==> flow/design.v <==
module Decoder_Unit (
    input [1 : 0] DEC_ALU_FUNC,
    output reg DEC_Arith_Enable, DEC_Logic_Enable, DEC_CMP_Enable, DEC_Shift_Enable
);
always @(*) begin
    DEC_Arith_Enable = 1'b0;
    DEC_Logic_Enable = 1'b0;
    DEC_CMP_Enable   = 1'b0;
    DEC_Shift_Enable = 1'b0;
    case (DEC_ALU_FUNC)
        2'b00: DEC_Arith_Enable = 1'b1;
        2'b01: DEC_Logic_Enable = 1'b1;
        2'b10: DEC_CMP_Enable   = 1'b1;
        2'b11: DEC_Shift_Enable = 1'b1;
        default: begin
            DEC_Arith_Enable = 1'b0;
            DEC_Logic_Enable = 1'b0;
            DEC_CMP_Enable   = 1'b0;
            DEC_Shift_Enable = 1'b0; 
    end
    endcase
end
endmodule
module Arithmetic_Unit #(
    parameter A_WIDTH = 16,
    parameter B_WIDTH = 16
) (
    input clk,rst,
    input [A_WIDTH - 1 : 0] A,
    input [B_WIDTH - 1 : 0] B,
    input [1 : 0] Arith_ALU_FUNC,
    input Arith_Enable,
    output reg [A_WIDTH + B_WIDTH - 1 : 0] Arith_OUT,
    output reg Carry_OUT, Arith_Flag       
);
reg [A_WIDTH + B_WIDTH - 1 : 0] ADD_Signal;
always @(posedge clk or negedge rst) begin
    if(!rst) begin 
        Arith_OUT  <=  'b0;
        Carry_OUT  <= 1'b0; 
        Arith_Flag <= 1'b0; 
end
else begin
    Arith_Flag <= Arith_Enable;
    if(Arith_Enable) begin
        case (Arith_ALU_FUNC)
            2'b00: begin
                if (A_WIDTH >= B_WIDTH) begin
                    Arith_OUT <= A + B;
                    {Carry_OUT,ADD_Signal[A_WIDTH - 1 : 0]} <= A + B;
                end
                else begin
                    Arith_OUT <= A + B;
                    {Carry_OUT,ADD_Signal[B_WIDTH - 1 : 0]} <= A + B;
                end
            end
            2'b01: Arith_OUT <= A - B;
            2'b10: Arith_OUT <= A * B;
            2'b11: Arith_OUT <= (B == 0) ? 'b0 : A / B;
            default: begin
                Arith_OUT <=  'b0;
                Carry_OUT <= 1'b0; 
            end
        endcase 
    end
  end
end
endmodule
module Logic_Unit #(
    parameter A_WIDTH = 16,
    parameter B_WIDTH = 16
) (
    input clk,rst,
    input [A_WIDTH - 1 : 0] A,
    input [B_WIDTH - 1 : 0] B,
    input [1 : 0] Logic_ALU_FUNC,
    input Logic_Enable,
    output reg [A_WIDTH + B_WIDTH - 1 : 0] Logic_OUT,
    output reg Logic_Flag       
);
always @(posedge clk or negedge rst) begin
    if(!rst) begin
    Logic_OUT  <= 16'b0;
    Logic_Flag <= 1'b0;
end
else begin
    Logic_Flag <= Logic_Enable;
    if(Logic_Enable) begin
        case (Logic_ALU_FUNC)
            2'b00: Logic_OUT <=   A & B; 
            2'b01: Logic_OUT <=   A | B;
            2'b10: Logic_OUT <= ~(A & B);
            2'b11: Logic_OUT <= ~(A | B);
            default: begin
                Logic_OUT <= 16'b0;
            end
        endcase
    end
  end
end
endmodule
module CMP_Unit #(
    parameter A_WIDTH = 16,
    parameter B_WIDTH = 16
) (
    input clk,rst,
    input [A_WIDTH - 1 : 0] A,
    input [B_WIDTH - 1 : 0] B,    
    input [1 : 0] CMP_ALU_FUNC,
    input CMP_Enable,
    output reg [A_WIDTH + B_WIDTH - 1 : 0] CMP_OUT,
    output reg CMP_Flag       
);
always @(posedge clk or negedge rst) begin
    if(!rst) begin
       CMP_OUT  <= 16'b0;
       CMP_Flag <= 1'b0;
    end
    else begin
    CMP_Flag <= CMP_Enable;    
    if(CMP_Enable) begin
        case (CMP_ALU_FUNC)
            2'b00: CMP_OUT <= 16'b0; 
            2'b01: begin
                if( A == B)
                CMP_OUT <= 16'b1;
                else
                CMP_OUT <= 16'b0;
            end
            2'b10:begin
                if( A > B)
                CMP_OUT <= 16'b10;
                else
                CMP_OUT <= 16'b0;
            end
            2'b11:begin
                if( A < B)
                CMP_OUT <= 16'b11;
                else
                CMP_OUT <= 16'b0;
            end
            default: begin
                CMP_OUT <= 16'b0;
            end
        endcase
    end
  end
end
endmodule
module Shift_Unit #(
    parameter A_WIDTH = 16,
    parameter B_WIDTH = 16
) (
    input clk,rst,
    input [A_WIDTH - 1 : 0] A,
    input [B_WIDTH - 1 : 0] B,
    input [1 : 0] Shift_ALU_FUNC,
    input Shift_Enable,
    output reg [A_WIDTH + B_WIDTH - 1 : 0] Shift_OUT,
    output reg Shift_Flag       
);
always @(posedge clk or negedge rst) begin
  if(!rst) begin
    Shift_OUT  <= 16'b0;
    Shift_Flag <= 1'b0;
end
else begin
    Shift_Flag <= Shift_Enable;
    if(Shift_Enable) begin
        case (Shift_ALU_FUNC)
            2'b00: Shift_OUT <= A >> 1; 
            2'b01: Shift_OUT <= A << 1;
            2'b10: Shift_OUT <= B >> 1;
            2'b11: Shift_OUT <= B << 1;
            default: begin
                Shift_OUT <= 16'b0;
            end
        endcase
    end
  end
end
endmodule
module alu_top #(
    parameter A_WIDTH_TOP = 16,
    parameter B_WIDTH_TOP = 16
) (
    input   CLK,rst,
    input   [3 : 0] ALU_FUNC,
    input   [A_WIDTH_TOP - 1 : 0] A,
    input   [B_WIDTH_TOP - 1 : 0] B,
    output  [A_WIDTH_TOP + B_WIDTH_TOP - 1 : 0] Arith_OUT, Logic_OUT, CMP_OUT,Shift_OUT,
    output  Carry_OUT, Arith_Flag, Logic_Flag, CMP_Flag, Shift_Flag
);
wire Arith_EN, Logic_EN, CMP_EN, Shift_EN;
Decoder_Unit U0 (
    .DEC_ALU_FUNC(ALU_FUNC[3 : 2]),
    .DEC_Arith_Enable(Arith_EN),
    .DEC_Logic_Enable(Logic_EN),
    .DEC_CMP_Enable  (CMP_EN),
    .DEC_Shift_Enable(Shift_EN)
);
Arithmetic_Unit #(.A_WIDTH(A_WIDTH_TOP), .B_WIDTH(B_WIDTH_TOP)) U1 (
    .clk(CLK),
    .rst(rst),
    .A(A),
    .B(B),
    .Arith_ALU_FUNC(ALU_FUNC[1 : 0]),
    .Arith_Enable(Arith_EN),
    .Arith_OUT(Arith_OUT),
    .Carry_OUT(Carry_OUT),
    .Arith_Flag(Arith_Flag)
);
Logic_Unit #(.A_WIDTH(A_WIDTH_TOP), .B_WIDTH(B_WIDTH_TOP)) U2 (
    .clk(CLK),
    .rst(rst),
    .A(A),
    .B(B),
    .Logic_ALU_FUNC(ALU_FUNC[1 : 0]),
    .Logic_Enable(Logic_EN),
    .Logic_OUT(Logic_OUT),
    .Logic_Flag(Logic_Flag)
);
CMP_Unit #(.A_WIDTH(A_WIDTH_TOP), .B_WIDTH(B_WIDTH_TOP)) U3 (
    .clk(CLK),
    .rst(rst),
    .A(A),
    .B(B),
    .CMP_ALU_FUNC(ALU_FUNC[1 : 0]),
    .CMP_Enable(CMP_EN),
    .CMP_OUT(CMP_OUT),
    .CMP_Flag(CMP_Flag)
);
Shift_Unit #(.A_WIDTH(A_WIDTH_TOP), .B_WIDTH(B_WIDTH_TOP)) U4 (
    .clk(CLK),
    .rst(rst),
    .A(A),
    .B(B),
    .Shift_ALU_FUNC(ALU_FUNC[1 : 0]),
    .Shift_Enable(Shift_EN),
    .Shift_OUT(Shift_OUT),
    .Shift_Flag(Shift_Flag)
);
endmodule
Step by step through the tools: alu_top
What the tools print for alu_top, step after step. Line numbers count from 1 in the design file above. Library cell names are shortened. Not given: n/a

Top: alu_top. Clock input: CLK. Cell library: sky130hd. Timing corner: tt_025C_1v80.

Word level
Counts by Yosys on the flattened word-level netlist (proc, flatten, opt, wreduce; memories kept). Register bits leave out memories and registers merged into their read ports (data or address). Print and check cells are left out.

The figure for register bits is 133. Input bits: 38. Under output and inout bits stands 133. Under elaborated cells stands 47.

Under add/subtract/negate cells stands 3. For multiply operators the number is 1. The figure for div/mod/pow operators is 1. $lt $le $gt $ge: 2. Under equal/unequal tests stands 7. The entry for mux-type cells reads 12. For bitwise gates (word level) the number is 4. Reductions and logical operators: 8.

Operator list (count): 16-bit by 16-bit divider with 32-bit output (1); 16-bit by 16-bit multiplier with 32-bit output (1); 32-bit case mux with 4-bit select (4); 32-bit inverter (2); 16-bit by 16-bit adder with 17-bit output (2); 32-bit two-way mux (1); 16-bit by 16-bit subtractor with 17-bit output (1); 16-bit > comparator (1); 16-bit less-than comparator (1); 16-bit == test (1); 16-bit AND (1); 16-bit OR (1); 16-bit logical NOT (1); 3-bit OR reduction (4); 2-bit == test with constant B (4); 1-bit case mux with 2-bit select (4); 2-bit by 1-bit == test with 1-bit output with constant B (2); 2-bit logical NOT (2); 2-bit two-way mux (2); 2-bit AND reduction (1); 1-bit two-way mux (1).

Longest topological paths
Depth = most cells in a row (Yosys ltp): at word level without a register or memory, in the mapped netlist without a sequential cell, where the memories' decode and read muxes count.

The entry for depth after elaboration reads 4. The figure for ABC_AREA is 1. The entry for gate-level depth with buffers reads 667.

Netlist
Yosys stat after the flow's synthesis: flattened, memories mapped to cells. It holds for the ABC_AREA given above (unset counts as 0); a run with the other value may have another netlist. The area totals of this step are shown rounded.

For standard cells after synthesis the number is 5746. Chip area (Yosys): 37200 sq um. For flip-flops the number is 73. Under buffer cells stands 232.

Cell types (count): ha_1 (546); nand2_1 (1410); fa_1 (196); inv_1 (935); o21ai_0 (374); dfrtp_1 (73); a21oi_1 (346); xor2_1 (194); nand3_1 (232); nor2_1 (273); xnor2_1 (97); nand3_2 (53); buf_4 (68); nand2_2 (73); nand4_1 (71); clkbuf_1 (117); or2_2 (64); o21bai_1 (42).

Other cell types: 60; their cells: 582.

Timing after synthesis
Path of least setup slack by OpenSTA after synthesis, without wires, with an ideal clock, recovery checks aside; 20% of the period is set as input and as output delay. Where synthesis merged equal registers, the netlist keeps one of their names.

Kind: input port to flip-flop. Start point: input port B[5]. End point: register U1.Arith_OUT[0]. For period the number is 130.0 ns. For setup time the number is 0.120 ns. The entry for arrival time reads 108.096 ns. The figure for required time is 129.880 ns. The figure for setup slack is 21.784 ns. Path delay: 82.216 ns. The entry for driving pins on the path reads 647. Under buffers on the path stands 42. The entry for synthesis period reached reads 108.216 ns.

"path delay" = arrival - input delay + setup time. "driving pins on the path": output pins that drive a net of the path, with the launching flip-flop's if there is one; two outputs of one cell count as two. "synthesis period reached" = period - worst setup slack (recovery checks aside). The figure is calculated, with input and output delays left at 20% of the set period. Between the ends stands the longest chain of elaborated cells between them, by number of cells; it is not shown to be the way that was timed. Of several equally long chains one is given. Each line given opens the expression or statement behind the cell; cells for indexed reads and writes are added by Yosys, which also makes memories of some case tables. At most two assigning lines are given for a register; there are more.

Cells stage by stage: buf_2 inv_1 nand3_1 nor2_1 nand3_1 nand2_1 nand2_1 inv_1 ha_1 inv_1 nor3_1 nand4_1 a21oi_1 ha_1 inv_1 o21bai_1 a21o_1 nand3_4 [611 not listed] a21oi_1 o21bai_1 a21oi_1 o21bai_1 a21oi_1 o21ai_0 a21oi_1 nor2_1 a211oi_1 nand2_1 nor2_1 nand2_1 nor2_1 nand2_1 nand2_1 nand2_1 nand2_1 nand2_1. The figure for cells in the longest elaborated chain is 3.

Ends and longest elaborated chain, post-synthesis: start: declaration (line 190) `input   [B_WIDTH_TOP - 1 : 0] B,`; 16-bit by 16-bit divider with 32-bit output (line 59) `2'b11: Arith_OUT <= (B == 0) ? 'b0 : A / B;`; 32-bit two-way mux (line 59); 32-bit case mux with 4-bit select (line 46) `case (Arith_ALU_FUNC)`; end: assignment (line 49) `Arith_OUT <= A + B;`; end: assignment (line 53) `Arith_OUT <= A + B;`; end: declaration (line 33) `output reg [A_WIDTH + B_WIDTH - 1 : 0] Arith_OUT,`.

Timing after layout
From the final timing report of job 1: the path of least setup slack in the routed layout; clock arrival at registers is part of the times.

Kind: input port to flip-flop. Start point: input port B[0]. End point: register U1.Arith_OUT[0]. For period the number is 124.0 ns. For setup time the number is 0.11 ns. The entry for arrival time reads 115.10 ns. The figure for required time is 124.28 ns. The figure for setup slack is 9.18 ns. The entry for driving pins on the path reads 601. Under buffers on the path stands 9.

Between the ends stands the longest chain of elaborated cells between them, by number of cells; it is not shown to be the way that was timed. Of several equally long chains one is given. At most two assigning lines are given for a register; there are more.

Cells stage by stage: clkdlybuf4s50_1 buf_4 inv_1 buf_4 nand2_1 nor2_1 nand3_1 nand2_1 nand2_1 inv_1 ha_1 inv_1 nor3_1 nand4_1 a21oi_1 ha_1 inv_1 o21bai_1 [565 not listed] a21oi_1 o21bai_1 a21oi_1 o21bai_1 a21oi_1 o21ai_0 a21oi_1 nor2_1 a211oi_1 nand2_1 nor2_1 nand2_1 nor2_1 nand2_1 nand2_1 nand2_1 nand2_1 nand2_1. The figure for cells in the longest elaborated chain is 3.

Ends and longest elaborated chain, after layout: start: declaration (line 190) `input   [B_WIDTH_TOP - 1 : 0] B,`; 16-bit by 16-bit divider with 32-bit output (line 59) `2'b11: Arith_OUT <= (B == 0) ? 'b0 : A / B;`; 32-bit two-way mux (line 59); 32-bit case mux with 4-bit select (line 46) `case (Arith_ALU_FUNC)`; end: assignment (line 49) `Arith_OUT <= A + B;`; end: assignment (line 53) `Arith_OUT <= A + B;`; end: declaration (line 33) `output reg [A_WIDTH + B_WIDTH - 1 : 0] Arith_OUT,`.

==> runs of alu_top <==
Below are 6 stored runs of the flow (Yosys, OpenROAD; platform sky130hd) on alu_top, each with its settings and what was measured, unordered. Constraints: input delay and output delay 20% of the set period each, output load 0.01 pF. "period achieved" means the clock period less the worst setup slack. The figure is calculated, with input and output delays left at 20% of the set period. "allowed time less slack (worst setup path)" means the part of the period allowed to the worst setup path (the constraints hold back 20% at inputs and 20% at outputs) less its slack; where the path has registers, the arrival times of their clocks count too. Measured values are rounded.

Job 1 has these settings: ABC_AREA 1; CAP_MARGIN 10; CELL_PAD_IN_SITES_DETAIL_PLACEMENT 0; CORE_ASPECT_RATIO 0.63; CORE_MARGIN 2; CORE_UTILIZATION 40; MAX_ROUTING_LAYER met5; MIN_ROUTING_LAYER met1; PLACE_DENSITY_LB_ADDON 0.16; SETUP_SLACK_MARGIN -2.0; SLEW_MARGIN 5; period_ns 124.0. The utilization in the final report comes to 0.434. The smallest setup slack comes to 9.18 ns. The measured area of the synthesized netlist is 37200 sq um. The post-route setup TNS stands at 0.000 ns. The period achieved stands at 114.819 ns. For the allowed time less slack (worst setup path) the run shows 90.02 ns. Kind of the worst setup path: input port to flip-flop. The final worst hold slack is 0.484 ns. The area inside the die boundary comes to 95600 sq um.

Job 2 has these settings: ABC_AREA 0; CAP_MARGIN 20; CELL_PAD_IN_SITES_DETAIL_PLACEMENT 0; CELL_PAD_IN_SITES_GLOBAL_PLACEMENT 2; CORE_ASPECT_RATIO 1.64; CORE_MARGIN 2; CORE_UTILIZATION 15; HOLD_SLACK_MARGIN 0.05; MAX_ROUTING_LAYER met5; PLACE_DENSITY_LB_ADDON 0.04; SETUP_SLACK_MARGIN 5.0; TNS_END_PERCENT 5; period_ns 94.7; SLEW_MARGIN 20. The utilization in the final report comes to 0.241. The smallest setup slack comes to -0.715 ns. The measured area of the synthesized netlist is 36100 sq um. The post-route setup TNS stands at -0.715 ns. The period achieved stands at 95.415 ns. For the allowed time less slack (worst setup path) the run shows 76.47 ns. Kind of the worst setup path: input port to flip-flop. The final worst hold slack is 0.481 ns. The area inside the die boundary comes to 245000 sq um.

Job 3 has these settings: ABC_AREA 1; CAP_MARGIN 15; CELL_PAD_IN_SITES_GLOBAL_PLACEMENT 2; CORE_UTILIZATION 24; CTS_CLUSTER_DIAMETER 284; GPL_TIMING_DRIVEN 0; PLACE_DENSITY_LB_ADDON 0.24; SETUP_SLACK_MARGIN -0.2; period_ns 81.6; CORE_MARGIN 2; SLEW_MARGIN 20. The utilization in the final report comes to 0.338. The smallest setup slack comes to -10.5 ns. The measured area of the synthesized netlist is 37200 sq um. The post-route setup TNS stands at -26.5 ns. The period achieved stands at 92.078 ns. For the allowed time less slack (worst setup path) the run shows 75.76 ns. Kind of the worst setup path: input port to flip-flop. The final worst hold slack is 0.487 ns. The area inside the die boundary comes to 158000 sq um.

Job 4 has these settings: ABC_AREA 0; CAP_MARGIN 15; CELL_PAD_IN_SITES_GLOBAL_PLACEMENT 3; CORE_ASPECT_RATIO 0.57; CORE_MARGIN 8; CORE_UTILIZATION 35; CTS_CLUSTER_DIAMETER 212; CTS_CLUSTER_SIZE 93; GPL_ROUTABILITY_DRIVEN 0; GPL_TIMING_DRIVEN 0; HOLD_SLACK_MARGIN 0.28; MAX_ROUTING_LAYER met4; MIN_ROUTING_LAYER met2; PLACE_DENSITY_LB_ADDON 0.21; SETUP_SLACK_MARGIN 3.5; SLEW_MARGIN 0; TNS_END_PERCENT 25; period_ns 128.0. Outcome: incomplete, routing halted on GRT-0116.

Job 5 has these settings: period_ns 137.0; CAP_MARGIN 20; CORE_MARGIN 2; CORE_UTILIZATION 40; SLEW_MARGIN 20. The utilization in the final report comes to 0.432. The smallest setup slack comes to 13.9 ns. The measured area of the synthesized netlist is 36100 sq um. The post-route setup TNS stands at 0.000 ns. The period achieved stands at 123.087 ns. For the allowed time less slack (worst setup path) the run shows 95.69 ns. Kind of the worst setup path: input port to flip-flop. The final worst hold slack is 0.480 ns. The area inside the die boundary comes to 92600 sq um.

Job 6 has these settings: SETUP_SLACK_MARGIN 5.0; period_ns 124.0; CAP_MARGIN 20; CORE_MARGIN 2; CORE_UTILIZATION 40; SLEW_MARGIN 20. The utilization in the final report comes to 0.44. The smallest setup slack comes to 11.3 ns. The measured area of the synthesized netlist is 36100 sq um. The post-route setup TNS stands at 0.000 ns. The period achieved stands at 112.724 ns. For the allowed time less slack (worst setup path) the run shows 87.92 ns. Kind of the worst setup path: input port to flip-flop. The final worst hold slack is 0.479 ns. The area inside the die boundary comes to 92600 sq um.
